==> flow/design.v <==
module sync_high (
    input wire clk,
    input wire n_rst,
    input wire async_in,
    output reg sync_out
);
reg meta;
always_ff @( posedge clk, negedge n_rst ) 
begin : RESET_HIGH_SYNCHRONIZER
    if(n_rst == 1'b0)
    begin
        meta <= 1'b1;
        sync_out <= 1'b1;
    end
    else
    begin
        meta <= async_in;
        sync_out <= meta;
    end
end
endmodule
module sync_low (
    input wire clk,
    input wire n_rst,
    input wire async_in,
    output reg sync_out
);
reg meta;
always_ff @( posedge clk, negedge n_rst ) 
begin : RESET_LOW_SYNCHRONIZER
    if(n_rst == 1'b0)
    begin
        meta <= 1'b0;
        sync_out <= 1'b0;
    end
    else
    begin
        meta <= async_in;
        sync_out <= meta;
    end
end
endmodule
module eop_detect
(
    input wire clk,
    input wire n_rst,
    input wire d_plus_sync,
    input wire d_minus_sync,
    input wire shift_enable,
    output reg eop
);
reg pmand;
reg nxt_eop;
always_comb begin: NXT_EOP
    if(shift_enable) begin
        nxt_eop = pmand;
    end
    else begin
        nxt_eop = eop;
    end
end
always_ff @(posedge clk, negedge n_rst) begin: REGISTER
    if(!n_rst) begin
        eop <= 1'b0;
    end
    else begin
        eop <= nxt_eop;
    end
end
assign pmand = ~(d_plus_sync | d_minus_sync);
endmodule
module decoder
(
    input wire clk,
    input wire n_rst,
    input wire d_plus_sync,
    input wire shift_enable,
    output reg d_orig
);
reg old_data;
reg new_data;
reg nxt_old;
reg nxt_new;
always_comb begin : NEXT_VALUE
    nxt_old = old_data;
    nxt_new = new_data;
    if(shift_enable) begin
       nxt_new = d_plus_sync;
       nxt_old = new_data; 
    end
end
always_ff @(posedge clk, negedge n_rst) begin
    if(!n_rst) begin
       new_data <= 1'b1;
       old_data <= 1'b1; 
    end
    else begin
        new_data <= nxt_new;
        old_data <= nxt_old; 
    end
end
assign d_orig = ~(new_data ^ old_data);
endmodule
module edge_detector
(
    input wire clk,
    input wire n_rst,
    input wire d_plus_sync,
    output reg d_edge
);
reg old_d_plus;
always_ff @(posedge clk, negedge n_rst) begin
    if(!n_rst) begin
        old_d_plus <= 1'b1;
    end
    else begin
        old_d_plus <= d_plus_sync;
    end
end
assign d_edge = (old_d_plus & (!d_plus_sync)) | ((!old_d_plus) & d_plus_sync);
endmodule
module flex_counter_rx #(
    NUM_CNT_BITS = 4
) (
    input reg clk,
    input reg n_rst,
    input reg clear,
    input reg count_enable,
    input reg [NUM_CNT_BITS-1:0] rollover_val,
    output reg [NUM_CNT_BITS-1:0] count_out,
    output reg rollover_flag
);
reg [NUM_CNT_BITS-1:0] next_output;
reg next_rollover_flag;
always_ff @(posedge clk, negedge n_rst) 
begin : OUTPUT
    if(n_rst == 0)  
    begin
        count_out <= 0;
        rollover_flag <= 0;
    end
    else
    begin
        count_out <= next_output;
        rollover_flag <= next_rollover_flag;
    end
end
always_comb 
begin : NEXT_STATE
    if(clear == 1)
    begin
      next_output = 0;
      next_rollover_flag = 0;
    end
    else if(count_enable == 1'b1)
    begin
        if(count_out == rollover_val)
        begin
            next_output = 1;
            next_rollover_flag = 0;
        end
        else if(count_out == rollover_val-1)
        begin
            next_output = count_out + 1;
            next_rollover_flag = 1;
        end
        else
        begin
            next_output = count_out + 1;
            next_rollover_flag = 0;
        end
    end
    else
    begin
        next_output = count_out;
        next_rollover_flag = rollover_flag;
    end
end
endmodule
module timer
(
    input wire clk,
    input wire n_rst,
    input wire d_edge,
    input wire disable_timer,
    output reg shift_enable,
    output reg byte_received
);
typedef enum logic [1:0] { STROBE_CLEAR, COUNT_TO_4, COUNT_TO_8 } statetype1;
typedef enum logic [2:0] { BYTE_IDLE, BYTE_CLEAR, BYTE_WAIT_ONE_BIT, BYTE_COUNT, BYTE_RESET } statetype2;
statetype1 state1;
statetype1 nxt_state1;
statetype2 state2;
statetype2 nxt_state2;
reg strobe_clear;
reg strobe_enable;
reg [3:0] strobe_rollovervalue;
reg [3:0] strobe_count;
reg shift_enable1;
reg byte_disable;
reg byte_enable;
reg byte_clear;
reg [3:0] byte_rollovervalue;
reg [3:0] byte_count;
always_comb begin: SHIFT_ENABLE_NEXT_STATE
    nxt_state1 = state1;
    case(state1)
        STROBE_CLEAR: begin
            nxt_state1 = COUNT_TO_4;
        end
        COUNT_TO_4: begin
            if(shift_enable)
                nxt_state1 = COUNT_TO_8;
        end
        COUNT_TO_8: begin
            if(d_edge)
                nxt_state1 = COUNT_TO_4;
        end
    endcase
end
always_ff @(posedge clk, negedge n_rst) begin: SHIFT_ENABLE_REGISTER
    if(!n_rst) begin
        state1 <= STROBE_CLEAR;
    end
    else begin
        state1 <= nxt_state1;
    end
end
always_comb begin:  SHIFT_ENABLE_OUTPUT_LOGIC
    strobe_clear = 1'b0;
    strobe_enable = 1'b0;
    strobe_rollovervalue = '0;
    case(state1)
        STROBE_CLEAR: begin
            strobe_clear = 1'b1;
        end
        COUNT_TO_4: begin
            strobe_enable = 1'b1;
            strobe_rollovervalue = 4'd1;
        end
        COUNT_TO_8: begin
            strobe_enable = 1'b1;
            strobe_rollovervalue = 4'd8;
        end
    endcase
    if(d_edge)
        strobe_clear = 1'b1;
end
flex_counter_rx
CORE1(
    .clk(clk),
    .n_rst(n_rst),
    .clear(strobe_clear),
    .count_enable(strobe_enable),
    .rollover_val(strobe_rollovervalue),
    .count_out(strobe_count),
    .rollover_flag(shift_enable1)
);
always_comb begin: SHIFT_ENABLE
    if(d_edge)
        shift_enable = 1'b0;
    else
        shift_enable = shift_enable1;
end
always_comb begin: BYTE_RECEIVED_NEXT_STATE
    nxt_state2 = state2;
    case(state2)
        BYTE_IDLE: begin
            if(d_edge)
                nxt_state2 = BYTE_CLEAR;
        end
        BYTE_CLEAR: begin
            nxt_state2 = BYTE_WAIT_ONE_BIT;
        end
        BYTE_WAIT_ONE_BIT: begin
            if(shift_enable)
                nxt_state2 = BYTE_COUNT;
        end
        BYTE_COUNT: begin
            if(disable_timer)
                nxt_state2 = BYTE_IDLE;
            else if(byte_received)
                nxt_state2 = BYTE_RESET;
        end
        BYTE_RESET: begin
            nxt_state2 = BYTE_COUNT;
        end
    endcase
end
always_ff @(posedge clk, negedge n_rst) begin: BYTE_RECEIVED_REGISTER
    if(!n_rst) begin
        state2 <= BYTE_IDLE;
    end
    else begin
        state2 <= nxt_state2;
    end
end
always_comb begin:  BYTE_RECEIVED_OUTPUT_LOGIC
    byte_disable = 1'b0;
    byte_clear = 1'b0;
    byte_rollovervalue = '0;
    case(state2)
        BYTE_IDLE: begin
            byte_disable = 1'b1;
        end
        BYTE_CLEAR: begin
            byte_clear = 1'b1;
        end
        BYTE_WAIT_ONE_BIT: begin
            byte_disable = 1'b1;
        end
        BYTE_COUNT: begin
            byte_rollovervalue = 4'd8;
        end
        BYTE_RESET: begin
            byte_clear = 1'b1;
        end
    endcase
end
always_comb begin: BYTE_TIMER_ENABLE_LOGIC
    byte_enable = 1'b0;
    if(byte_disable)
        byte_enable = 1'b0;
    else if(shift_enable)
        byte_enable = 1'b1;
end
flex_counter_rx
CORE2(
    .clk(clk),
    .n_rst(n_rst),
    .clear(byte_clear),
    .count_enable(byte_enable),
    .rollover_val(byte_rollovervalue),
    .count_out(byte_count),
    .rollover_flag(byte_received)
);
endmodule
module rcu
(
    input wire clk,
    input wire n_rst,
    input wire d_edge,
    input wire shift_enable,
    input wire byte_received,
    input wire [7:0] p_out,
    input wire [7:0] old_2_byte,
    input wire [7:0] new_2_byte,
    input wire eop,
    input wire done_2,
    input wire done_64,
    output reg disable_timer,
    output reg rcving,
    output reg flush,
    output reg r_error,
    output reg store_pid,
    output reg load_buf,
    output reg w_enable,
    output reg ready
);
typedef enum logic [4:0] { IDLE, EIDLE, RESET, READING_SYNC, CHECKING_SYNC, READ_PID, CHECKSTORE_PID,
                            READ_DATA, RECEIVED_DATA, STORE_DATA, WAIT_FOR_EOP, READ_ADRESS, RECEIVED_ADRESS,
                            ADRESS_DONE, ADRESS_CHECK, ADRESS_CORRECT, WAIT, EOP1, ERROR, ERROR_EOP1  
                            } statetype;
statetype state;
statetype nxt_state;
always_comb begin: NEXT_STATE
    nxt_state = state;
    case(state)
        IDLE: begin
            if(d_edge)
                nxt_state = RESET;
        end
        EIDLE: begin
            if(d_edge)
                nxt_state = RESET;
        end
        RESET: begin
            nxt_state = READING_SYNC;
        end
        READING_SYNC: begin
            if(byte_received)
                nxt_state = CHECKING_SYNC;
        end
        CHECKING_SYNC: begin
            if(p_out == 8'b10000000)
                nxt_state = READ_PID;
            else
                nxt_state = ERROR;
        end
        READ_PID: begin
            if(byte_received)
                nxt_state = CHECKSTORE_PID;
        end
        CHECKSTORE_PID: begin
            if((p_out == 8'b11010010) || (p_out == 8'b01011010) || (p_out == 8'b00011110))
                nxt_state = WAIT;
            else if((p_out == 8'b11100001) || (p_out == 8'b01101001))
                nxt_state = READ_ADRESS;
            else if((p_out == 8'b11000011) || (p_out == 8'b01001011))
                nxt_state = READ_DATA;
            else
                nxt_state = ERROR;
        end
        WAIT: begin
            if(eop && shift_enable)
                nxt_state = EOP1;
        end
        READ_ADRESS: begin
            if(byte_received)
                nxt_state = RECEIVED_ADRESS;
            else if(eop && shift_enable)
                nxt_state = ERROR_EOP1;
        end
        RECEIVED_ADRESS: begin
            nxt_state = ADRESS_DONE;
        end
        ADRESS_DONE: begin
            if(!done_2)
                nxt_state = READ_ADRESS;
            else
                nxt_state = ADRESS_CHECK;
        end
        ADRESS_CHECK: begin
            if((old_2_byte[6:0] == 7'b0000001) && ({new_2_byte[2:0], old_2_byte[7]} == 4'b0001))
                nxt_state = ADRESS_CORRECT;
            else
                nxt_state = ERROR;
        end
        ADRESS_CORRECT: begin
            if(eop && shift_enable)
                nxt_state = EOP1;
        end
        READ_DATA: begin
            if(byte_received)
                nxt_state = RECEIVED_DATA;
            else if(eop && shift_enable)
                nxt_state = ERROR_EOP1;
        end
        RECEIVED_DATA: begin
            if(!done_2)
                nxt_state = WAIT_FOR_EOP;
            else
                nxt_state = STORE_DATA;
        end
        STORE_DATA: begin
            if(!done_64)
                nxt_state = WAIT_FOR_EOP;
            else
                nxt_state = ERROR;
        end
        WAIT_FOR_EOP: begin
            if(!eop && shift_enable)
                nxt_state = READ_DATA;
            else if(eop && shift_enable && done_2)
                nxt_state = EOP1;
            else if(eop && shift_enable && !done_2)
                nxt_state = ERROR_EOP1;
        end
        EOP1: begin
            if(eop && shift_enable)
                nxt_state = IDLE;
        end
        ERROR: begin
            if(eop && shift_enable)
                nxt_state = ERROR_EOP1;
        end
        ERROR_EOP1: begin
            if(eop && shift_enable)
                nxt_state = EIDLE;
        end
    endcase
end
always_ff @(posedge clk, negedge n_rst) begin: STATE_REGISTER
    if(!n_rst)
        state <= IDLE;
    else
        state <= nxt_state;
end
always_comb begin: OUTPUT_LOGIC
    disable_timer = 1'b0;
    rcving = 1'b0;
    flush = 1'b0;
    r_error = 1'b0;
    store_pid = 1'b0;
    load_buf = 1'b0;
    w_enable = 1'b0;
    ready = 1'b0;
    case(state)
        IDLE: begin
            disable_timer = 1'b1;
        end
        EIDLE: begin
            r_error = 1'b1;
            disable_timer = 1'b1;
        end
        RESET: begin
            rcving = 1'b1;
            flush = 1'b1;
        end
        READING_SYNC: begin
            rcving = 1'b1;
        end
        CHECKING_SYNC: begin
            rcving = 1'b1;
        end
        READ_PID: begin
            rcving = 1'b1;
        end
        CHECKSTORE_PID: begin
            rcving = 1'b1;
            store_pid = 1'b1;
        end
        WAIT: begin
            rcving = 1'b1;
        end
        READ_ADRESS: begin
            rcving = 1'b1;
        end
        RECEIVED_ADRESS: begin
            rcving = 1'b1;
            load_buf = 1'b1;
        end
        ADRESS_DONE: begin
            rcving = 1'b1;
        end
        ADRESS_CHECK: begin
            rcving = 1'b1;
        end
        ADRESS_CORRECT: begin
            rcving = 1'b1;
        end
        READ_DATA: begin
            rcving = 1'b1;
        end
        RECEIVED_DATA: begin
            rcving = 1'b1;
            load_buf = 1'b1;
        end
        STORE_DATA: begin
            rcving = 1'b1;
            w_enable = 1'b1;
            ready = 1'b1;
        end
        WAIT_FOR_EOP: begin
            rcving = 1'b1;
        end
        ERROR: begin
            r_error = 1'b1;
            rcving = 1'b1;
        end
        ERROR_EOP1: begin
            r_error = 1'b1;
        end
    endcase
end
endmodule
module flex_stp_sr # (
    NUM_BITS = 4,
    SHIFT_MSB = 1
) (
    input wire clk,
    input wire n_rst,
    input wire shift_enable,
    input wire serial_in,
    output reg [NUM_BITS-1:0] parallel_out
);
reg [NUM_BITS-1:0] next_output;
always_ff @(posedge clk, negedge n_rst) 
begin : SHIFT_REG_FLIPFLOP
    if(n_rst == 0)
    begin
        parallel_out <= '1;
    end
    else
    begin
        parallel_out <= next_output;
    end
end
always_comb begin : NEXT_OUTPUT
    if(shift_enable)
    begin
        if(SHIFT_MSB)
        begin
            next_output = { parallel_out [NUM_BITS-2:0], serial_in};
        end
        else
        begin
            next_output = {serial_in,  parallel_out[NUM_BITS-1:1]};
        end
    end
    else
    begin
        next_output = parallel_out;
    end
end
endmodule
module stp_sr_8_lsb
(
  input wire clk,
  input wire n_rst,
  input wire d_orig,
  input wire shift_enable,
  output wire [7:0] p_out 
);
  flex_stp_sr #(
    .SHIFT_MSB(0),
    .NUM_BITS(8)
    )
  CORE(
    .clk(clk),
    .n_rst(n_rst),
    .serial_in(d_orig),
    .shift_enable(shift_enable),
    .parallel_out(p_out)
  );
endmodule
module rx_data_ready_reg
(
    input wire clk,
    input wire n_rst,
    input wire ready,
    input wire [6:0] buffer_occupancy,
    output reg rx_data_ready
);
typedef enum logic  { RIDLE, READY } statetype;
statetype nxt_state;
statetype state;
always_comb begin: NEXT_STATE_LOGIC
    nxt_state = state;
    case(state)
        RIDLE: begin
            if(ready)
                nxt_state = READY;
        end
        READY: begin
            if(buffer_occupancy == '0)
                nxt_state = RIDLE;
        end
    endcase
end
always_comb begin: OUTPUT_LOGIC
    rx_data_ready = 0;
    if(state == READY)
        rx_data_ready = 1;
end
always_ff @(posedge clk, negedge n_rst) begin : REGISTER
    if(!n_rst)
    begin
        state <= RIDLE;
    end
    else
    begin
        state <= nxt_state;
    end
end
endmodule
module rx_packet_reg
(
    input wire clk,
    input wire n_rst,
    input wire store_pid,
    input wire [7:0] p_out,
    output reg [3:0] rx_packet
);
reg [3:0] nxt_rx_packet;
always_comb begin : NXT_RX_PACKET
    nxt_rx_packet = rx_packet;
    if(store_pid) begin
        case (p_out)
        8'b11100001: begin  
            nxt_rx_packet = 4'b0001;
        end
        8'b01101001: begin  
            nxt_rx_packet = 4'b1001;
        end
        8'b11000011: begin  
            nxt_rx_packet = 4'b0011;
        end
        8'b01001011: begin  
            nxt_rx_packet = 4'b1011;
        end
        8'b11010010: begin  
            nxt_rx_packet = 4'b0010;
        end
        8'b01011010: begin  
            nxt_rx_packet = 4'b1010;
        end
        8'b00011110: begin  
            nxt_rx_packet = 4'b1110;
        end  
        endcase
    end
end
always_ff @(posedge clk, negedge n_rst) begin : REGISTER
    if(!n_rst)
    begin
        rx_packet <= '0;
    end
    else
    begin
        rx_packet <= nxt_rx_packet;
    end
end
endmodule
module store_2_byte_buffer
(
    input wire clk,
    input wire n_rst,
    input wire load_buf,
    input wire flush,
    input wire [7:0] p_out,
    output reg [7:0] new_2_byte,
    output reg [7:0] old_2_byte,
    output reg [7:0] rcv_data
);
reg [7:0] nxt_new_2_byte;
reg [7:0] nxt_old_2_byte;
reg [7:0] nxt_rcv_data;
always_comb begin: NXT_VALUE
    nxt_new_2_byte = new_2_byte;
    nxt_old_2_byte = old_2_byte;
    nxt_rcv_data = rcv_data;
    if(flush) begin
        nxt_new_2_byte = '0;
        nxt_old_2_byte = '0;
        nxt_rcv_data = '0;
    end
    else if(load_buf) begin
        nxt_new_2_byte = p_out;
        nxt_old_2_byte = new_2_byte;
        nxt_rcv_data = old_2_byte;
    end
end
always_ff @(posedge clk, negedge n_rst) begin: REGISTER
    if(!n_rst) begin
        new_2_byte <= '0;
        old_2_byte <= '0;
        rcv_data <= '0;
    end
    else begin
        new_2_byte <= nxt_new_2_byte;
        old_2_byte <= nxt_old_2_byte;
        rcv_data <= nxt_rcv_data;
    end
end
endmodule
module count_to_2
(
    input wire clk,
    input wire n_rst,
    input wire flush, 
    input wire load_buf,
    output reg done_2
);
reg [1:0] count;
reg [1:0] nxt_count;
always_comb begin: NEXT_COUNT
    nxt_count = count;
    if(flush)
        nxt_count = '0;
    else if(load_buf) begin
        if(count == 2'b10)
            nxt_count = count;
        else
            nxt_count = count + 1;
    end
end
always_ff @(posedge clk, negedge n_rst) begin: REGISTER
    if(!n_rst)
        count <= '0;
    else
        count <= nxt_count;
end
always_comb begin: OUTPUT_LOGIC
    if(count == 2'b10)
        done_2 = 1'b1;
    else
        done_2 = 1'b0;
end
endmodule
module count_to_64
(
    input wire clk,
    input wire n_rst,
    input wire flush,
    input wire w_enable,
    output reg done_64
);
reg [6:0] count;
reg [6:0] nxt_count;
always_comb begin: NEXT_COUNT
    nxt_count = count;
    if(flush)
        nxt_count = '0;
    else if(w_enable) begin
        if(count == 7'd64)
            nxt_count = count;
        else
            nxt_count = count + 1;
    end
end
always_ff @(posedge clk, negedge n_rst) begin: REGISTER
    if(!n_rst)
        count <= '0;
    else
        count <= nxt_count;
end
always_comb begin: OUTPUT_LOGIC
    if(count == 7'd64)
        done_64 = 1'b1;
    else
        done_64 = 1'b0;
end
endmodule
module rcv_block
(
    input wire clk,
    input wire n_rst,
    input wire d_plus,
    input wire d_minus,
    input wire [6:0] buffer_occupancy,
    output reg rx_error,
    output reg rx_transfer_active,
    output reg flush,
    output reg rx_data_ready,
    output reg [3:0] rx_packet,
    output reg w_enable,
    output reg [7:0] rcv_data
);
reg d_plus_sync;
reg d_minus_sync;
reg eop;
reg shift_enable;
reg byte_received;
reg d_orig;
reg d_edge;
reg disable_timer;
reg [7:0] p_out;
reg [7:0] new_2_byte;
reg [7:0] old_2_byte;
reg done_2;
reg done_64;
reg store_pid;
reg load_buf;
reg ready;
sync_high SYNC_HIGH(
    .clk(clk),
    .n_rst(n_rst),
    .async_in(d_plus),
    .sync_out(d_plus_sync)
);
sync_low SYNC_LOW(
    .clk(clk),
    .n_rst(n_rst),
    .async_in(d_minus),
    .sync_out(d_minus_sync)
);
eop_detect EOP_DETECTOR(
    .clk(clk),
    .n_rst(n_rst),
    .d_plus_sync(d_plus_sync),
    .d_minus_sync(d_minus_sync),
    .shift_enable(shift_enable),
    .eop(eop)
);
decoder DECODER(
    .clk(clk),
    .n_rst(n_rst),
    .d_plus_sync(d_plus_sync),
    .shift_enable(shift_enable),
    .d_orig(d_orig)
);
edge_detector EDGE_DETECTOR(
    .clk(clk),
    .n_rst(n_rst),
    .d_plus_sync(d_plus_sync),
    .d_edge(d_edge)
);
timer TIMER(
    .clk(clk),
    .n_rst(n_rst),
    .d_edge(d_edge),
    .disable_timer(disable_timer),
    .shift_enable(shift_enable),
    .byte_received(byte_received)
);
rcu RCU(
    .clk(clk),
    .n_rst(n_rst),
    .d_edge(d_edge),
    .shift_enable(shift_enable),
    .byte_received(byte_received),
    .p_out(p_out),
    .old_2_byte(old_2_byte),
    .new_2_byte(new_2_byte),
    .eop(eop),
    .done_2(done_2),
    .done_64(done_64),
    .disable_timer(disable_timer),
    .rcving(rx_transfer_active),
    .flush(flush),
    .r_error(rx_error),
    .store_pid(store_pid),
    .load_buf(load_buf),
    .w_enable(w_enable),
    .ready(ready)
);
stp_sr_8_lsb SHIFT_REGISTER(
    .clk(clk),
    .n_rst(n_rst),
    .d_orig(d_orig),
    .shift_enable(shift_enable),
    .p_out(p_out)
);
rx_data_ready_reg READY(
    .clk(clk),
    .n_rst(n_rst),
    .ready(ready),
    .buffer_occupancy(buffer_occupancy),
    .rx_data_ready(rx_data_ready)
);
rx_packet_reg PACKET(
    .clk(clk),
    .n_rst(n_rst),
    .store_pid(store_pid),
    .p_out(p_out),
    .rx_packet(rx_packet)
);
store_2_byte_buffer STORE_2_BYTE(
    .clk(clk),
    .n_rst(n_rst),
    .load_buf(load_buf),
    .flush(flush),
    .p_out(p_out),
    .new_2_byte(new_2_byte),
    .old_2_byte(old_2_byte),
    .rcv_data(rcv_data)
);
count_to_2 COUNT_TO_2(
    .clk(clk),
    .n_rst(n_rst),
    .flush(flush),
    .load_buf(load_buf),
    .done_2(done_2)
);
count_to_64 COUNT_TO_64(
    .clk(clk),
    .n_rst(n_rst),
    .flush(flush),
    .w_enable(w_enable),
    .done_64(done_64)
);
endmodule
module flex_counter #(
    parameter NUM_CNT_BITS = 4
)
(
    input logic clk,
    input logic n_rst,
    input logic clear,
    input logic count_enable,
    input logic [NUM_CNT_BITS - 1:0] rollover_val,
    output logic [NUM_CNT_BITS - 1:0] count_out,
    output logic rollover_flag
);
logic [NUM_CNT_BITS - 1:0] count_next;
logic rollover_flag_next;
always_ff @( posedge clk, negedge n_rst ) begin
    if (!n_rst) begin
        count_out <= '0;
        rollover_flag <= '0;
    end
    else begin
        count_out <= count_next;
        rollover_flag <= rollover_flag_next;
    end
end
always_comb begin
    if(clear) begin
        count_next = '0;
    end
    else if (count_enable) begin
        if (rollover_val == count_out) begin
            count_next = 4'b1;               
        end
        else begin
            count_next = count_out + 1;
        end
    end
    else begin
        count_next = count_out;
    end
    if (clear) begin
        rollover_flag_next = 0;
    end
    else if (rollover_val == count_next) begin
        rollover_flag_next = 1;  
    end          
    else begin
        rollover_flag_next = 0;
    end
end
endmodule
module flex_pts_sr #(
    parameter NUM_BITS = 4,
    parameter SHIFT_MSB = 1
) (
    input logic clk,
    input logic n_rst,
    input logic shift_enable,
    input logic load_enable,
    input logic [NUM_BITS - 1:0] parallel_in,
    output logic serial_out
);
    logic [NUM_BITS - 1:0] next_parallel_out;
    logic [NUM_BITS - 1:0] parallel_out;
    always_ff @( posedge clk, negedge n_rst ) begin
        if(!n_rst) begin
            parallel_out <= '1;
        end
        else begin
            parallel_out <= next_parallel_out;
        end
    end
    always_comb begin
        if (load_enable) begin
            next_parallel_out = parallel_in;
        end
        else if (shift_enable) begin
            if (SHIFT_MSB) begin
                next_parallel_out = {parallel_out[NUM_BITS - 2:0], 1'b1};
            end
            else begin
                next_parallel_out = {1'b1, parallel_out[NUM_BITS - 1:1]};
            end
        end
        else begin
            next_parallel_out = parallel_out;
        end
    end
    always_comb begin
        if(!n_rst) begin
            serial_out = '1;
        end
        else begin
            if (SHIFT_MSB) begin
                serial_out = parallel_out[NUM_BITS - 1];
            end
            else begin
                serial_out = parallel_out[0];
            end
        end
    end
endmodule
module pts_sr_8_lsb
(
  input logic clk,
  input logic n_rst,
  input logic strobe,
  input logic strobe_middle,
  input logic [7:0] d_par,
  input logic pts_load_enable,
  input logic pts_shift_enable,
  output logic d_orig 
);
  flex_pts_sr #(
    .NUM_BITS(8),
    .SHIFT_MSB(0)
  )
  CORE(
    .clk(clk),
    .n_rst(n_rst),
    .parallel_in(d_par),
    .load_enable(pts_load_enable),
    .shift_enable(strobe),
    .serial_out(d_orig)
  );
endmodule
module packet_selecter (
    input logic sync_start,
    input logic pid_start,
    input logic [7:0] tx_packet_data,
    input logic [3:0] tx_packet,
    input logic crc_start,
    output logic [7:0] d_par
);
always_comb begin : selecter
    d_par = tx_packet_data;
    if (pid_start) begin
        case (tx_packet)
            4'b0001: begin
                d_par = 8'b11100001;
            end
            4'b1001: begin
                d_par = 8'b01101001;
            end
            4'b0010: begin
                d_par = 8'b11010010;
            end
            4'b1010: begin
                d_par = 8'b01011010;
            end
            4'b1110: begin
                d_par = 8'b00011110;
            end
            4'b0011: begin
                d_par = 8'b11000011;
            end
        endcase
    end
    if (sync_start) begin
        d_par = 8'b10000000;
    end
    if (crc_start) begin
        d_par = 8'b00000000;
    end
end
endmodule
module encoder (
    input logic clk,
    input logic strobe_middle,
    input logic strobe,
    input logic n_rst,
    input logic d_orig,
    output logic d_encoded
);
logic next_d_encoded;
always_ff @( posedge clk, negedge n_rst ) begin
    if (!n_rst) begin
        d_encoded <= '1;
    end
    else begin
        d_encoded <= next_d_encoded;
    end
end
always_comb begin
    if(strobe_middle) begin
        if (d_orig) begin
            next_d_encoded = d_encoded;       
        end
        else begin
            next_d_encoded = !d_encoded;        
        end
    end
    else begin
        next_d_encoded = d_encoded;  
    end
end
endmodule
module d_plus_selecter (
    input logic d_encoded,
    input logic eop,
    input logic idle,
    output logic d_plus_out
);
always_comb begin
    if (eop) begin
        d_plus_out = 0;
    end
    else if (idle) begin
        d_plus_out = 1;
    end
    else begin
        d_plus_out = d_encoded;
    end
end
endmodule
module d_minus_selecter (
    input logic d_encoded,
    input logic eop,
    input logic idle,
    output logic d_minus_out
);
always_comb begin
    if (eop) begin
        d_minus_out = 0;
    end
    else if (idle) begin
        d_minus_out = 0;
    end
    else begin
        d_minus_out = !d_encoded;
    end
end
endmodule
module timer_transmit(
  input logic clk,
  input logic n_rst,
  input logic timer_enable,
  input logic timer_clear,
  input logic tx_transfer_active,
  output logic byte_transmitted,
  output logic strobe,
  output logic strobe_middle
);
logic rollover_flag_8;
logic rollover_flag_9;
logic timer1_enable;
logic timer2_enable;
logic timer_inner_clear;
logic [3:0] count_out_bit;
typedef enum bit [3:0] { IDLE, CT8_1, CT8_1_CLEAR, CT8_2, CT8_2_CLEAR, CT9, CT9_CLEAR } stateType;
stateType state;
stateType next_state;
always_ff @( posedge clk, negedge n_rst ) begin
    if (!n_rst) begin
        state <= IDLE;
    end
    else begin
        state <= next_state;
    end
end
assign byte_transmitted = (rollover_flag_8 || rollover_flag_9);
always_comb begin : NXT_LOGIC
    next_state = state;
      case (state)
          IDLE: begin
              next_state = CT8_1;
          end
          CT8_1: begin
              if (rollover_flag_8) begin
                  next_state = CT8_1_CLEAR;
              end
          end
          CT8_1_CLEAR: begin
            next_state = CT8_2;
          end
          CT8_2: begin
              if (rollover_flag_8) begin
                  next_state = CT8_2_CLEAR;
              end
          end
          CT8_2_CLEAR: begin
            next_state = CT9;
          end
          CT9: begin
              if (rollover_flag_9) begin
                  next_state = CT9_CLEAR;
              end
          end
          CT9_CLEAR: begin
            next_state = CT8_1;
          end
      endcase
end
always_comb begin : OUTPUT
  timer1_enable = 0;
  timer2_enable = 0;
  timer_inner_clear = 0;
  case (state)
      CT8_1: begin
          timer1_enable = 1;
      end
      CT8_1_CLEAR: begin
          timer_inner_clear = 1;
      end
      CT8_2: begin
          timer1_enable = 1;
      end
      CT8_2_CLEAR: begin
          timer_inner_clear = 1;
      end
      CT9: begin
          timer2_enable = 1;
      end
      CT9_CLEAR: begin
          timer_inner_clear = 1;
      end
  endcase
end
assign strobe_middle = tx_transfer_active ? (count_out_bit == 4'd4) : 0;
flex_counter #(
  .NUM_CNT_BITS(4)
) bit_counter_bit(
  .clk(clk),
  .n_rst(n_rst),
  .clear(timer_clear),
  .count_enable(timer1_enable || timer2_enable),
  .rollover_val(4'd8),
  .count_out(count_out_bit),
  .rollover_flag(strobe)
);
flex_counter #(
  .NUM_CNT_BITS(4)
) bit_counter_byte_8(
  .clk(clk),
  .n_rst(n_rst),
  .clear(timer_clear || timer_inner_clear),
  .count_enable(timer1_enable && strobe),
  .rollover_val(4'd8),
  .count_out(),
  .rollover_flag(rollover_flag_8)
);
flex_counter #(
  .NUM_CNT_BITS(4)
) bit_counter_byte_9(
  .clk(clk),
  .n_rst(n_rst),
  .clear(timer_clear || timer_inner_clear),
  .count_enable(timer2_enable && strobe),
  .rollover_val(4'd9),
  .count_out(),
  .rollover_flag(rollover_flag_9)
);
endmodule
module tmu (
    input logic clk,
    input logic n_rst,
    input logic strobe,
    input logic byte_transmitted,
    input logic [6:0] buffer_occupancy,
    input logic [3:0] tx_packet,
    output logic get_tx_packet_data,
    output logic tx_transfer_active,
    output logic tx_error,
    output logic timer_enable,
    output logic pid_start,
    output logic sync_start,
    output logic idle,
    output logic pts_load_enable,
    output logic pts_shift_enable,
    output logic timer_clear,
    output logic eop,
    output logic crc_start
);
    typedef enum bit [4:0] { IDLE, SYNC_load, SYNC, PID_load, PID, DATA_load, DATA, DATA_check, CRC_load_1, CRC_1, CRC_load_2, CRC_2, EOP_1, EOP_2, ERROR, IDLE_d_1, IDLE_d_2, IDLE_d_3} stateType;
    stateType state;
    stateType next_state;
    always_ff @( posedge clk, negedge n_rst ) begin
        if (!n_rst) begin
            state <= IDLE;
        end
        else begin
            state <= next_state;
        end
    end
    always_comb begin : NXT_LOGIC
    next_state = state;
        case (state)
            IDLE: begin
                if (tx_packet != 0) begin
                    if ((tx_packet == 4'b0011) && (!buffer_occupancy)) begin
                        next_state = ERROR;
                    end                    
                    else begin
                        next_state = SYNC_load; 
                    end 
                end
            end
            SYNC_load: begin
                next_state = SYNC;
            end
            SYNC: begin
                if (byte_transmitted) begin
                    next_state = PID_load;  
                end
            end
            PID_load: begin
                next_state = PID;
            end
            PID: begin
                if (byte_transmitted) begin
                    if ((tx_packet == 4'b0011) || (tx_packet == 4'b1011)) begin
                        next_state = DATA_load;
                    end
                    else if ((tx_packet == 4'b0001) || (tx_packet == 4'b1001)) begin
                        next_state = CRC_load_1;
                    end
                    else begin
                        next_state = EOP_1;
                    end
                end
            end
            DATA_load: begin
                next_state = DATA;
            end
            DATA: begin
                if (byte_transmitted) begin
                    next_state = DATA_check;
                end
            end
            DATA_check: begin
                if (buffer_occupancy) begin
                    next_state = DATA_load;
                end
                else begin
                    next_state = CRC_load_1;
                end
            end
            CRC_load_1: begin
                next_state = CRC_1;
            end
            CRC_1: begin
                if (byte_transmitted) begin
                    next_state = CRC_load_2;
                end
            end
            CRC_load_2: begin
                next_state = CRC_2;
            end
            CRC_2: begin
                if (byte_transmitted) begin
                    next_state = EOP_1;
                end
            end
            EOP_1: begin
                if (strobe) begin
                    next_state = EOP_2;
                end
            end
            EOP_2: begin
                if (strobe) begin
                    next_state = IDLE_d_1;
                end
            end
            IDLE_d_1: begin
                next_state = IDLE_d_2;
            end
            IDLE_d_2: begin
                next_state = IDLE_d_3;
            end
            IDLE_d_3: begin
                next_state = IDLE;
            end
            ERROR: begin
                if (byte_transmitted) begin
                    next_state = IDLE;
                end
            end
        endcase
    end
    always_comb begin : OUTPUT
        timer_enable = 0;
        timer_clear = 0;
        sync_start = 0;
        pid_start = 0;
        get_tx_packet_data = 0;
        tx_error = 0;
        eop = 0;
        tx_transfer_active = 0;
        pts_load_enable = 0;
        pts_shift_enable = 0;
        idle = 0;
        crc_start = 0;
        case (state)
            IDLE: begin
                timer_clear = 1;
                idle = 1;
            end
            SYNC_load: begin
                tx_transfer_active = 1;
                pts_load_enable = 1;
                sync_start = 1;
            end
            SYNC: begin
                timer_enable = 1;
                tx_transfer_active = 1;
                pts_shift_enable = 1;
            end
            PID_load: begin
                tx_transfer_active = 1;
                pts_load_enable = 1;
                pid_start = 1;
            end
            PID: begin
                timer_enable = 1;
                tx_transfer_active = 1;
                pts_shift_enable = 1;
            end
            DATA_load: begin
                tx_transfer_active = 1;
                pts_load_enable = 1;
            end
            DATA: begin
                tx_transfer_active = 1;
                pts_shift_enable = 1;
                timer_enable = 1;
            end
            DATA_check: begin
                get_tx_packet_data = 1;
                tx_transfer_active = 1;
            end
            CRC_load_1: begin
                tx_transfer_active = 1;
                pts_load_enable = 1;
                crc_start = 1;
            end
            CRC_1: begin
                timer_enable = 1;
                tx_transfer_active = 1;
                pts_shift_enable = 1;
            end
            CRC_load_2: begin
                tx_transfer_active = 1;
                pts_load_enable = 1;
                crc_start = 1;
            end
            CRC_2: begin
                timer_enable = 1;
                tx_transfer_active = 1;
                pts_shift_enable = 1;
            end
            EOP_1: begin
                eop = 1;
                tx_transfer_active = 1;
            end
            EOP_2: begin
                eop = 1;
                tx_transfer_active = 1;
            end
            ERROR: begin
                tx_error = 1;
                tx_transfer_active = 1;
                pts_load_enable = 1;
            end
            IDLE_d_1: begin
                idle = 1;
            end
            IDLE_d_2: begin
                idle = 1;
            end
            IDLE_d_3: begin
                idle = 1;
            end
        endcase
    end
endmodule
module usb_transmitter (
  input logic clk,
  input logic n_rst,
  input logic [6:0] buffer_occupancy,
  input logic [3:0] tx_packet,
  input logic [7:0] tx_packet_data,
  output logic get_tx_packet_data,
  output logic tx_transfer_active,
  output logic tx_error,
  output logic d_plus_out,
  output logic d_minus_out
);
  logic [7:0] d_par;
  logic d_orig;
  logic d_encoded;
  logic eop;
  logic timer_clear;
  logic timer_enable;
  logic byte_transmitted;
  logic strobe;
  logic sync_start;
  logic pid_start;
  logic idle;
  logic pts_load_enable;
  logic pts_shift_enable;
  logic crc_start;
  logic strobe_middle;
  packet_selecter packet_selecter (
    .sync_start(sync_start),
    .pid_start(pid_start),
    .tx_packet_data(tx_packet_data),
    .tx_packet(tx_packet),
    .d_par(d_par),
    .crc_start(crc_start)
  );
  pts_sr_8_lsb pts_sr_8_lsb (
    .clk(clk),
    .n_rst(n_rst),
    .strobe(strobe),
    .strobe_middle(strobe_middle),
    .pts_load_enable(pts_load_enable),
    .pts_shift_enable(pts_shift_enable),
    .d_par(d_par),
    .d_orig(d_orig)
  );
  encoder encoder (
    .clk(clk),
    .strobe(strobe),
    .strobe_middle(strobe_middle),
    .n_rst(n_rst),
    .d_orig(d_orig),
    .d_encoded(d_encoded)
  );
  d_plus_selecter d_plus_selecter (
    .eop(eop),
    .d_encoded(d_encoded),
    .d_plus_out(d_plus_out),
    .idle(idle)
  );
  d_minus_selecter d_minus_selecter (
    .eop(eop),
    .d_encoded(d_encoded),
    .d_minus_out(d_minus_out),
    .idle(idle)
  );
  timer_transmit timer(
    .clk(clk),
    .n_rst(n_rst),
    .timer_enable(timer_enable),
    .timer_clear(timer_clear),
    .tx_transfer_active(tx_transfer_active),
    .byte_transmitted(byte_transmitted),
    .strobe(strobe),
    .strobe_middle(strobe_middle)
  );
  tmu tmu(
    .clk(clk),
    .n_rst(n_rst),
    .byte_transmitted(byte_transmitted),
    .pts_load_enable(pts_load_enable),
    .pts_shift_enable(pts_shift_enable),
    .strobe(strobe),
    .buffer_occupancy(buffer_occupancy),
    .sync_start(sync_start),
    .pid_start(pid_start),
    .timer_enable(timer_enable),
    .timer_clear(timer_clear),
    .get_tx_packet_data(get_tx_packet_data),
    .tx_transfer_active(tx_transfer_active),
    .tx_error(tx_error),
    .eop(eop),
    .tx_packet(tx_packet),
    .idle(idle),
    .crc_start(crc_start)
  );
endmodule
module get_ptr_controller (
    input logic clk,
    input logic n_rst,
    input logic clr,
    input logic get_rx_data,
    input logic get_tx_packet_data,
    input logic [6:0] buffer_occupancy,
    output logic [6:0] get_ptr
);
    logic [6:0] next_get_ptr;
    always_ff @( posedge clk, negedge n_rst ) begin
        if (!n_rst) begin
            get_ptr <= 0;
        end
        else begin
            get_ptr <= next_get_ptr;
        end
    end
    always_comb begin
        if (clr) begin
            next_get_ptr = 0;
        end
        else if ((get_rx_data || get_tx_packet_data) && (get_ptr < 64) && (buffer_occupancy)) begin
            next_get_ptr = get_ptr + 1;
        end
        else begin
            next_get_ptr = get_ptr;
        end
    end
endmodule
module store_ptr_controller (
    input logic clk,
    input logic n_rst,
    input logic clr,
    input logic store_rx_packet_data,
    input logic store_tx_data,
    input logic [6:0] buffer_occupancy,
    output logic [6:0] store_ptr
);
    logic [6:0] next_store_ptr;
    always_ff @( posedge clk, negedge n_rst ) begin
        if (!n_rst) begin
            store_ptr <= 0;
        end
        else begin
            store_ptr <= next_store_ptr;
        end
    end
    always_comb begin
        if (clr) begin
            next_store_ptr = 0;
        end
        else if ((store_tx_data || store_rx_packet_data) && (store_ptr < 64)) begin
            next_store_ptr = store_ptr + 1;
        end
        else begin
            next_store_ptr = store_ptr;
        end
    end
endmodule
module fifo_ram (
    input logic clk,
    input logic n_rst,
    input logic [7:0] tx_data,
    input logic [7:0] rx_packet_data,
    input logic [6:0] store_ptr,
    input logic [6:0] get_ptr,
    input logic store_rx_packet_data,
    input logic store_tx_data,
    output logic [6:0] buffer_occupancy,
    output logic [7:0] tx_packet_data,
    output logic [7:0] rx_data
);
logic [7:0] FIFO_reg [63:0];
logic [7:0] next_FIFO_reg [63:0];
logic [6:0] buffer_count;
genvar i;
generate
    for (i = 0; i < 64; i++)
        always_ff @( posedge clk, negedge n_rst ) begin
            if (!n_rst) begin
                FIFO_reg[i] <= 0;
            end
            else begin
                FIFO_reg[i] <= next_FIFO_reg[i];
            end 
        end
endgenerate
generate
    for(i = 0; i< 64; i++)
        always_comb begin
            if ((store_rx_packet_data || store_tx_data) && (store_ptr[5:0] == i)) begin
                if (store_tx_data) begin
                    next_FIFO_reg[i] = tx_data;
                end
                else begin
                    next_FIFO_reg[i] = rx_packet_data;
                end
            end
            else begin
                next_FIFO_reg[i] = FIFO_reg[i];
            end
        end
endgenerate
always_comb begin
    rx_data = FIFO_reg[get_ptr[5:0]];
    tx_packet_data = FIFO_reg[get_ptr[5:0]];
    buffer_count = store_ptr - get_ptr;
    if (buffer_count == 64 || buffer_count == -64) begin
        buffer_occupancy = 64;
    end
    else begin
        buffer_occupancy = buffer_count % 64;
    end
end
endmodule
module buffer (
    input logic clk,
    input logic n_rst,
    input logic store_tx_data,
    input logic store_rx_packet_data,
    input logic get_rx_data,
    input logic get_tx_packet_data,
    input logic [7:0] tx_data,
    input logic [7:0] rx_packet_data,
    input logic clear,
    input logic flush,
    output logic [6:0] buffer_occupancy,
    output logic [7:0] rx_data,
    output logic [7:0] tx_packet_data
);
logic [6:0] store_ptr;
logic [6:0] get_ptr;
logic clr;
assign clr = (flush || clear);
store_ptr_controller store_ptr_controller (
    .clk(clk),
    .n_rst(n_rst),
    .clr(clr),
    .store_rx_packet_data(store_rx_packet_data),
    .store_tx_data(store_tx_data),
    .store_ptr(store_ptr),
    .buffer_occupancy(buffer_occupancy)
);
get_ptr_controller get_ptr_controller (
    .clk(clk),
    .n_rst(n_rst),
    .clr(clr),
    .get_rx_data(get_rx_data),
    .get_tx_packet_data(get_tx_packet_data),
    .get_ptr(get_ptr),
    .buffer_occupancy(buffer_occupancy)
);
fifo_ram fifo_ram (
    .clk(clk),
    .n_rst(n_rst),
    .tx_data(tx_data),
    .rx_packet_data(rx_packet_data),
    .store_ptr(store_ptr),
    .get_ptr(get_ptr),
    .store_rx_packet_data(store_rx_packet_data),
    .store_tx_data(store_tx_data),
    .buffer_occupancy(buffer_occupancy),
    .tx_packet_data(tx_packet_data),
    .rx_data(rx_data)
);
endmodule
module ahb_slave
(
  input logic clk,
  input logic n_rst,
  input  logic hsel,
  input  logic [3:0] haddr,
  input  logic [1:0] htrans,
  input  logic [1:0] hsize,
  input  logic hwrite,
  input  logic [31:0] hwdata,
  output logic [31:0] hrdata,
  output logic hresp,
  output logic hready,
  input  logic [3:0] rx_packet,
  input  logic rx_data_ready,
  input  logic rx_transfer_active,
  input  logic rx_error,
  output logic dmode,
  input  logic [6:0] buffer_occupancy,
  input  logic [7:0] rx_data,
  output logic get_rx_data,
  output logic store_tx_data,
  output logic [7:0] tx_data,
  output logic clear,
  output logic [3:0] tx_packet,
  input logic tx_transfer_active,
  input logic tx_error
);
  localparam OUT   = 4'b0001;  
  localparam IN    = 4'b1001;  
  localparam DATA0 = 4'b0011;  
  localparam DATA1 = 4'b1011;  
  localparam ACK   = 4'b0010;  
  localparam NAK   = 4'b1010;  
  localparam STALL = 4'b1110;  
  logic [13:0] [7:0] slavedata, next_slavedata;
  logic [31:0] next_hrdata;
  logic [3:0]  next_haddr;
  logic [3:0] next_address;
  logic [3:0] addr;
  logic next_hwrite;
  logic next_hsize;
  logic read, write;
  logic next_read, next_write;
  typedef enum {DATA_IDLE, READ, DATA_WRITE, BYTE1, BYTE2, BYTE3, BYTE4} stateTYPE;
  stateTYPE data_state, next_data_state;
  typedef enum {IDLE, WRITE, CHECK, CLEAR} state;
  state tx_state, next_state_tx;
  state flush_state, next_state_flush;
  assign hready = (hresp) ? 1'b0: 1'b1;
  always_comb begin : D_MODE
    dmode = 1'b0;
    if (rx_transfer_active) begin
      dmode = 1'b1;
    end
  end
  always_comb begin : FLUSH_BUFFER_CONTROL_REGISTER
      next_state_flush = flush_state;
      case (flush_state)
          IDLE: begin
            if (haddr == 13 && hwrite && hsel && !hresp) begin 
              next_state_flush = WRITE;
            end
          end
          WRITE: begin
            next_state_flush = CHECK;
          end
          CHECK: begin
            if (buffer_occupancy == '0) begin
              next_state_flush = CLEAR;
            end
          end
          CLEAR: begin 
            next_state_flush = IDLE;
          end
      endcase
  end
  assign clear = slavedata[13][0];
  always_comb begin : TX_PACKET_CONTROL_REGISTER
      next_state_tx = tx_state;
      case (tx_state)
          IDLE  : if (hsel && hwrite && !hresp && haddr == 12) next_state_tx = WRITE;
          WRITE : if (tx_transfer_active) next_state_tx = CHECK;
          CHECK: if (!tx_transfer_active) next_state_tx = CLEAR;
          CLEAR : next_state_tx = IDLE;
      endcase
  end
  always_comb begin : TX_PACKET_OUTPUT
    tx_packet = 0;
    if(slavedata[12] == 1) begin  
      tx_packet = DATA0;
    end else if(slavedata[12] == 2) begin
      tx_packet = ACK;
    end else if(slavedata[12] == 3) begin
      tx_packet = NAK;
    end else if(slavedata[12] == 4) begin
      tx_packet = STALL; 
    end else begin
      tx_packet = '0;
    end
  end
    always_comb begin : DB_STATE
      next_data_state = data_state;
      next_read = read;
      next_write = write;
      case (data_state)
        DATA_IDLE : begin 
          if (next_slavedata[10][0]) begin
            next_data_state = READ;
          end else if (!hresp && hsel && hwrite && (next_address == 0)) begin
            next_data_state = DATA_WRITE;
          end
        end
        DATA_WRITE : begin
          next_data_state = BYTE1;
          next_write = 1;
        end
        READ  : begin
          next_data_state = BYTE1;
          next_read = 1;
        end
        BYTE1 : begin 
            next_data_state = (slavedata[11][0]) ? DATA_IDLE:BYTE2;
            next_read = (slavedata[11][0])? 0:read;
            next_write = (slavedata[11][0])? 0:write;
        end
        BYTE2 : begin 
            next_data_state = (slavedata[11][1]) ? DATA_IDLE:BYTE3;
            next_read = (slavedata[11][1])? 0:read;
            next_write = (slavedata[11][1])? 0:write;
        end
        BYTE3 : next_data_state = BYTE4;
        BYTE4 : begin 
            next_data_state = DATA_IDLE;
            next_read = 0;
            next_write = 0;
        end
        default: next_data_state = DATA_IDLE;
      endcase
    end
  always_comb begin : WRITE_DATA_OUTPUT
    tx_data       = '0;
    store_tx_data = '0;
    if (write)
      store_tx_data = 1'b1;
    if(write) begin
      case (data_state)
        BYTE1 : tx_data = slavedata[0];
        BYTE2 : tx_data = slavedata[1];
        BYTE3 : tx_data = slavedata[2];
        BYTE4 : tx_data = slavedata[3];
      endcase
    end
  end
  assign get_rx_data = read;
  always_comb begin : ADDRESS_MAPPING
    hresp = 0;
    next_address = addr;
    if (hsel) begin
      if ((hwrite && (haddr < 10) && (haddr > 3)) || (haddr > 13) || (hsize == 3))  
        hresp = 1; 
      else
        case (hsize)
          2'd0 : next_address = haddr;  
          2'd1 : next_address = haddr & ~2'd1;  
          2'd2 : next_address = haddr & ~2'd3;  
        endcase
    end
  end
  always_comb begin : RECEIVE_DATA  
    next_hrdata = hrdata;
    if (hsel && !hwrite && !hresp) begin  
      if ((!hwrite && next_hwrite) && (next_haddr == haddr))  
        next_hrdata = hwdata;  
      else begin
        case (hsize)
          0: begin  
            case (haddr[1:0])
              2'd0: next_hrdata = {24'd0, slavedata[next_address]};
              2'd1: next_hrdata = {16'd0, slavedata[next_address],  8'd0};
              2'd2: next_hrdata = { 8'd0, slavedata[next_address], 16'd0};
              2'd3: next_hrdata = {slavedata[next_address], 24'd0};
            endcase
          end 
          1: begin  
            case (haddr[1:0])
              2'd0, 2'd1: next_hrdata = {16'd0, slavedata[next_address + 4'd1], slavedata[next_address]};
              2'd2, 2'd3: next_hrdata = {slavedata[next_address + 4'd1], slavedata[next_address], 16'd0};
            endcase
          end
          2: begin
          next_hrdata = {(next_address < 4'd12) ? slavedata[next_address + 4'd3] : 8'h00,
                         (next_address < 4'd12) ? slavedata[next_address + 4'd2] : 8'h00,
                         slavedata[next_address + 4'd1], slavedata[next_address]};  
          end
        endcase
      end
    end
  end
  always_comb begin : WRITE_FROM_AHB
    next_slavedata[8]  = {1'b0,buffer_occupancy};  
    next_slavedata[13:9] = slavedata[13:9];  
    if (tx_state == CLEAR) begin 
      next_slavedata[12] = '0; 
    end
    if (flush_state == CLEAR) begin
      next_slavedata[13] = '0;  
    end
    next_slavedata[7:6] = '0;  
    if (rx_error) begin
      next_slavedata[6] = 1;
    end
    if (tx_error) begin
      next_slavedata[7] = 1;
    end
    next_slavedata[5:4] = '0;  
    if (rx_transfer_active) begin
      next_slavedata[5][0] = 1'b1;
    end
    if (tx_transfer_active) begin
      next_slavedata[5][1] = 1'b1;
    end
    if (rx_data_ready) begin
      next_slavedata[4][0] = 1'b1;
    end
    case (rx_packet)
      IN: begin
        next_slavedata[4][1] = 1'b1;
      end
      OUT: begin
        next_slavedata[4][2] = 1'b1;
      end
      ACK: begin
        next_slavedata[4][3] = 1'b1;
      end
      NAK: begin
        next_slavedata[4][4] = 1'b1;
      end
    endcase
  next_slavedata[3:0]= slavedata[3:0];  
    if(write)begin
      case (data_state)
        DATA_WRITE, BYTE1, BYTE2, BYTE3: next_slavedata[9] = 8'h1;
        BYTE4: next_slavedata[9] = 8'h0;
      endcase
    end
    if (data_state == DATA_WRITE)
      next_slavedata[3:0] = hwdata;
    if(read) begin
    case (data_state)
      BYTE1 : begin
        next_slavedata[0] = rx_data;
        if (slavedata[11][0]) begin
          next_slavedata[10] = '0;
        end
      end
      BYTE2 : 
      begin
        next_slavedata[1] = rx_data;
        if (slavedata[11][1]) begin
          next_slavedata[10] = '0;
        end
      end
      BYTE3 : next_slavedata[2] = rx_data;
      BYTE4 : 
        begin 
          next_slavedata[3] = rx_data;
          next_slavedata[10] = '0;
        end
    endcase
    end
    if (hsel && (htrans != 2'b00)) begin
      case (hsize)
        0 : next_slavedata[11] = 1;
        1 : next_slavedata[11] = 2;
        2 : next_slavedata[11] = 4;
      endcase
    end
    if (hsel & next_hwrite && (addr > 9)) begin  
      case (next_hsize)
        0: begin
          case (addr[1:0])
            2'd0 : next_slavedata[addr] = hwdata[7:0];
            2'd1 : next_slavedata[addr] = hwdata[15:8];
            2'd2 : next_slavedata[addr] = hwdata[23:16];
            2'd3 : next_slavedata[addr] = hwdata[31:24];
          endcase
        end 
        1: begin
          case (addr[1:0])
            2'd0, 2'd1: begin
              if (addr < 4'd13) next_slavedata[addr + 4'd1] = hwdata[15:8];
              next_slavedata[addr] = hwdata[7:0];
            end
            2'd2: begin
              next_slavedata[addr + 4'd1] = hwdata[31:24];
              next_slavedata[addr] = hwdata[23:16];
            end
          endcase
        end
        2: begin
          {next_slavedata[addr+3],next_slavedata[addr+2],next_slavedata[addr+1],next_slavedata[addr]} = hwdata;
        end
      endcase
    end
  end
  always_ff @( posedge clk, negedge n_rst ) begin : FLIP_FLOPS_FOR_ALL
      if (!n_rst) begin
        tx_state <= IDLE;
        flush_state <= IDLE;
        data_state <= DATA_IDLE;
        slavedata <= '0;
        read  <= '0;
        write <= '0;
        addr <= '0;
        hrdata <= '0;
        next_haddr  <= '0;
        next_hwrite <= '0;
        next_hsize <= '0;
      end else begin
        data_state <= next_data_state;
        tx_state <= next_state_tx;
        flush_state <= next_state_flush;
        slavedata <= next_slavedata;
        read  <= next_read;
        write <= next_write;
        addr <= next_address;
        hrdata <= next_hrdata;
        next_haddr  <= haddr;
        next_hwrite <= hwrite;
        next_hsize <= hsize;
      end
  end
endmodule
module usb_top_level(
    input logic clk,
    input logic n_rst,
    input logic hsel,
    input logic [3:0] haddr,
    input logic [1:0] htrans,
    input logic  [1:0] hsize,
    input logic hwrite,
    input logic [31:0] hwdata,
    output logic [31:0] hrdata,
    output logic hresp,
    output logic hready,
    output logic d_mode,
    input logic d_plus_in,
    input logic d_minus_in,
    output logic d_plus_out,
    output logic d_minus_out,
    output logic [6:0] buffer_occupancy,
    output logic get_rx_data,
    output logic [3:0] tx_packet,
    output logic tx_transfer_active
);
logic [3:0] rx_packet;
logic rx_data_ready;
logic rx_transfer_active;
logic rx_error;
logic store_rx_packet_data;
logic [7:0] rx_packet_data;
logic flush;
logic [7:0] rx_data;
logic store_tx_data;
logic [7:0] tx_data;
logic clear;
logic tx_error;
logic get_tx_packet_data;
logic [7:0] tx_packet_data;
ahb_slave AHB_SLAVE(
    .clk(clk),
    .n_rst(n_rst),
    .hsel(hsel),
    .hwrite(hwrite),
    .hsize(hsize),
    .haddr(haddr),
    .htrans(htrans),
    .hwdata(hwdata),
    .hrdata(hrdata),
    .hresp(hresp),
    .hready(hready),
    .dmode(d_mode),
    .rx_packet(rx_packet),
    .rx_data_ready(rx_data_ready),
    .rx_transfer_active(rx_transfer_active),
    .rx_error(rx_error),
    .buffer_occupancy(buffer_occupancy),
    .rx_data(rx_data),
    .get_rx_data(get_rx_data),
    .store_tx_data(store_tx_data),
    .tx_data(tx_data),
    .clear(clear),
    .tx_packet(tx_packet),
    .tx_transfer_active(tx_transfer_active),
    .tx_error(tx_error)
);
buffer BUFFER(
    .clk(clk),
    .n_rst(n_rst),
    .store_tx_data(store_tx_data),
    .store_rx_packet_data(store_rx_packet_data),
    .get_rx_data(get_rx_data),
    .get_tx_packet_data(get_tx_packet_data),
    .tx_data(tx_data),
    .rx_packet_data(rx_packet_data),
    .clear(clear),
    .flush(flush),
    .buffer_occupancy(buffer_occupancy),
    .rx_data(rx_data),
    .tx_packet_data(tx_packet_data)
);
usb_transmitter TRANSMITTER(
    .clk(clk),
    .n_rst(n_rst),
    .buffer_occupancy(buffer_occupancy),
    .tx_packet(tx_packet),
    .tx_packet_data(tx_packet_data),
    .get_tx_packet_data(get_tx_packet_data),
    .tx_transfer_active(tx_transfer_active),
    .tx_error(tx_error),
    .d_plus_out(d_plus_out),
    .d_minus_out(d_minus_out)
);
rcv_block RECEIVER(
    .clk(clk),
    .n_rst(n_rst),
    .d_plus(d_plus_in),
    .d_minus(d_minus_in),
    .buffer_occupancy(buffer_occupancy),
    .rx_error(rx_error),
    .rx_transfer_active(rx_transfer_active),
    .flush(flush),
    .rx_data_ready(rx_data_ready),
    .rx_packet(rx_packet),
    .w_enable(store_rx_packet_data),
    .rcv_data(rx_packet_data)
);
endmodule
# Step by step through the tools: usb_top_level
# The steps from the RTL of usb_top_level to its reports follow in flow order.
# Line numbers count from 1 in the design file above.
# The mark n/a stands for no value.
# inputs
design	usb_top_level
clock	clk
cell_library	sky130hd
pvt_corner	tt_025C_1v80

# Word-level counts
# Source: Yosys, flattened and elaborated. Widths are those after wreduce. Registers that Yosys merges into a memory's read port (data or address) are not register bits. Print and check cells do not count. Equal cells are merged and count once.
# Memory sizes are those after Yosys's memory passes, which may raise the word count (mostly to a power of two), join words into wider ones and drop unused or constant bits.
# classes
addsub	16
cmp	8
n_eq	297
shifts	4
muxes	304
bitwise	11
n_reduce_logical	178
# op_table
op	n
2-to-1 mux 8 bit	138
case mux 8 bit (select 64 bit)	1
case mux 112 bit (select 4 bit)	1
case mux 112 bit (select 2 bit)	2
equality test 6 bit with constant B	64
case mux 32 bit (select 4 bit)	3
variable part select 112 x 32 -> 8 bit	3
2-to-1 mux 32 bit	10
2-to-1 mux 112 bit	2
equality test 32 x 2 -> 1 bit with constant B	6
equality test 6 x 5 -> 1 bit with constant B	32
case mux 5 bit (select 18 bit)	2
equality test 29 x 4 -> 1 bit with constant B	6
zero test 32 bit	5
case mux 32 bit (select 5 bit)	1
2-to-1 mux 5 bit	27
equality test 29 x 3 -> 1 bit with constant B	4
variable part select 112 x 8 -> 8 bit	1
2-to-1 mux 4 bit	28
equality test 32 x 1 -> 1 bit with constant B	3
equality test 32 x 3 -> 1 bit with constant B	3
equality test 6 x 4 -> 1 bit with constant B	16
case mux 32 bit (select 3 bit)	1
logical AND 1 bit	91
equality test 5 x 4 -> 1 bit with constant B	16
equality test 4 x 32 -> 1 bit	2
case mux 32 bit (select 2 bit)	1
equality test 29 x 2 -> 1 bit with constant B	2
# Not listed: further kinds 88, cells in them 347.
# bits
regBits	885
mem_bits_ro	640
n_memories	2
inputBits	46
out_inout_bits	50
wordCells	930
# mem_list
name	size	word_bits	read_ports	wr	line	text
(no name shown)	32	12	1	0	1445	case (state)
(no name shown)	32	8	1	0	488	case(state)

# Depth
# Depth = most cells in a row (Yosys ltp): at word level without a register or memory, in the mapped netlist without a sequential cell, where the memories' decode and read muxes count.
# depth
word_depth	14
abc_area	0
mapped_depth	14
depth_no_buf	12

# Synthesis result
# Yosys stat after the flow's synthesis: flattened, memories mapped to cells. It holds for the ABC_AREA given above (unset counts as 0); a run with the other value may have another netlist.
# types
cell_type	n	area_total_um2
sky130_fd_sc_hd__dfrtp_1	782	1.96E+04
sky130_fd_sc_hd__a21oi_1	548	2742.63
sky130_fd_sc_hd__nand3_1	487	2.44E+03
sky130_fd_sc_hd__nor2_1	554	2.08E+03
sky130_fd_sc_hd__nand2_1	472	1.77E+03
sky130_fd_sc_hd__o21ai_0	282	1.41E+03
sky130_fd_sc_hd__mux2i_1	117	1.17E+03
sky130_fd_sc_hd__clkbuf_1	302	1.13E+03
sky130_fd_sc_hd__nand4_1	131	819.536
sky130_fd_sc_hd__dfstp_2	27	709.43
sky130_fd_sc_hd__mux2_2	35	394.128
sky130_fd_sc_hd__a211oi_1	51	382.867
sky130_fd_sc_hd__ha_1	29	362.848
sky130_fd_sc_hd__a32oi_1	38	332.819
sky130_fd_sc_hd__nor3_1	57	285.274
sky130_fd_sc_hd__inv_1	75	281.52
sky130_fd_sc_hd__a22oi_1	36	270.259
sky130_fd_sc_hd__nor4_1	37	231.472
# Not listed: further types 76, cells in them 590.
# synth_totals
mapped_cells	4650
mapped_area_um2	40710.3
sequential_area_um2	20278.2
ff_cells	809
n_buf	372
# The figures by module come from a second, unflattened synthesis with its own total; it is not the netlist above.
# hier_totals
cells_unflattened	4424
hier_area_um2	41621.2
# Rows give one instance, submodules left out.
# by_module
mod	n_inst	cells	area_um2	mod_seq_area_um2
fifo_ram	1	2313	22091.2	12812.3
ahb_slave	1	1239	11322.1	4282.9
flex_counter #(NUM_CNT_BITS=4)	3	51	416.6	125.1
rcu	1	143	1033.5	125.1
store_2_byte_buffer	1	77	989.7	600.6
flex_counter_rx	2	41	379.1	125.1
tmu	1	89	625.6	125.1
count_to_64	1	45	431.7	175.2
get_ptr_controller	1	38	390.4	175.2
flex_pts_sr	1	35	382.9	210.2
store_ptr_controller	1	33	350.3	175.2
flex_stp_sr	1	17	341.6	210.2
timer	1	30	327.8	202.7
rx_packet_reg	1	28	302.8	100.1
# Further modules, not shown: 18.

# Worst setup path after synthesis
# Path of least setup slack by OpenSTA after synthesis, without wires, with an ideal clock, recovery checks aside; 20% of the period is set as input and as output delay. Where synthesis merged equal registers, the netlist keeps one of their names.
# synth_timing
kind	flip-flop to output port
start	register BUFFER.store_ptr_controller.store_ptr[0]
end	output buffer_occupancy[1]
tclk_ps	10000
output_delay_ps	2000
launch_ps	0
arrival_time_ps	2812
t_required_ps	8000
path_slack_ps	5188
path_delay_ps	2812
driving_pins	11
path_buffers	0
period_less_setup_slack_ps	4812
# "path_delay_ps" is the arrival time less input delay plus setup time.
# A path that ends at an output port has no setup time.
# "driving_pins": output pins that drive a net of the path, with the launching flip-flop's if there is one; two outputs of one cell count as two.
# "period_less_setup_slack_ps" is the clock period less the worst setup slack; recovery checks do not enter. This is arithmetic on one report: input and output delays are still those of the set period (20% each).
# Between the ends stands the longest chain of elaborated cells between them, by number of cells; it is not shown to be the way that was timed. Of several equally long chains one is given.
# A line is the first line of the expression or statement that the cell stems from. Yosys adds cells for indexed reads and writes and turns some case tables into memories.
# synth_between
path_cell_list	sky130_fd_sc_hd__dfrtp_1 sky130_fd_sc_hd__inv_1 sky130_fd_sc_hd__ha_1 sky130_fd_sc_hd__inv_1 sky130_fd_sc_hd__fa_1 sky130_fd_sc_hd__a21o_1 sky130_fd_sc_hd__a21oi_1 sky130_fd_sc_hd__xnor2_1 sky130_fd_sc_hd__nor4_1 sky130_fd_sc_hd__nor3b_1 sky130_fd_sc_hd__nor2b_1
elab_chain_cells	3
cells_between	3
lines_between	2
cone_classes	add/sub: 1; eq/ne: 1; mux: 1
# synth_lines
element	line	text
start: declaration	1661	output logic [6:0] store_ptr
start: assignment	1666	store_ptr <= 0;
start: assignment	1669	store_ptr <= next_store_ptr;
subtractor 7 bit	1731	buffer_count = store_ptr - get_ptr;
equality test 7 bit	1732	if (buffer_count == 64 || buffer_count == -64) begin
2-to-1 mux 7 bit	1732
end: declaration	2142	output logic [6:0] buffer_occupancy,
# Nets of the timed path that keep an RTL name, with a line that drives or declares them; the list need not be complete.
# synth_nets
signal	line
buffer_occupancy[4]	1732
buffer_occupancy[6]	1732

# Timing after layout
# From the final timing report of run 1: the path of least setup slack in the routed layout; clock arrival at registers is part of the times.
# The path's times are printed in steps of 10 ps; the period is the one set.
# layout_timing
kind	flip-flop to output port
start	register BUFFER.get_ptr_controller.get_ptr[4]
end	output buffer_occupancy[6]
tclk_ps	6660
output_delay_ps	1330
launch_ps	660
arrival_time_ps	4420
t_required_ps	5330
path_slack_ps	910
driving_pins	8
path_buffers	1
# Between the ends stands the longest chain of elaborated cells between them, by number of cells; it is not shown to be the way that was timed. Of several equally long chains one is given.
# layout_between
path_cell_list	sky130_fd_sc_hd__dfrtp_1 sky130_fd_sc_hd__inv_1 sky130_fd_sc_hd__ha_1 sky130_fd_sc_hd__o21ai_0 sky130_fd_sc_hd__a21boi_0 sky130_fd_sc_hd__nor2_1 sky130_fd_sc_hd__nor3b_1 sky130_fd_sc_hd__clkdlybuf4s50_1
elab_chain_cells	3
cells_between	3
lines_between	2
cone_classes	add/sub: 1; eq/ne: 1; mux: 1
# layout_lines
element	line	text
start: declaration	1631	output logic [6:0] get_ptr
start: assignment	1636	get_ptr <= 0;
start: assignment	1639	get_ptr <= next_get_ptr;
subtractor 7 bit	1731	buffer_count = store_ptr - get_ptr;
equality test 7 bit	1732	if (buffer_count == 64 || buffer_count == -64) begin
2-to-1 mux 7 bit	1732
end: declaration	2142	output logic [6:0] buffer_occupancy,

# Stored flow runs of usb_top_level (4 of them; Yosys, OpenROAD, sky130hd). They differ in their settings and are not a sequence. Constraints: input delay and output delay 20% of the set period each, output load 0.01 pF.
# "power_total_mw": no workload was simulated; the value follows from the tool's default switching activity.
# A setting shown as -- is not set for that run.
# Among the results, -- means that no value is shown for the run.
run	CORE_UTILIZATION	period_ns	CAP_MARGIN	CORE_MARGIN	SLEW_MARGIN	ABC_AREA	CELL_PAD_IN_SITES_DETAIL_PLACEMENT	CORE_ASPECT_RATIO	CTS_CLUSTER_SIZE	GPL_ROUTABILITY_DRIVEN	GPL_TIMING_DRIVEN	MAX_ROUTING_LAYER	PLACE_DENSITY	SETUP_SLACK_MARGIN	CELL_PAD_IN_SITES_GLOBAL_PLACEMENT	CTS_CLUSTER_DIAMETER	MIN_ROUTING_LAYER	TNS_END_PERCENT	yosys.chip_area_um2	die_footprint_um2	fin_util_frac	ws_setup_ps	setupTns_ps	power_total_mw
run 1	45	6.66	20	2	20	--	--	--	--	--	--	--	--	--	--	--	--	--	40710.3	92887.8	0.512	907	0	15.281
run 2	34	8.44	10	2	30	0	2	1.22	72	0	0	met4	0.88	0.2	--	--	--	--	--	--	--	--	--	--
run 3	45	6.66	20	2	20	--	--	--	--	--	--	--	--	-0.3	--	--	--	--	40710.3	92887.8	0.512	907	0	15.281
run 4	39	5.41	20	2	20	--	1	--	--	0	0	met4	0.93	0.55	0	170	met2	35	--	--	--	--	--	--
# Run 2: not finished: routing ended with error GRT-0116
# Run 4: not finished: routing ended with error GRT-0116
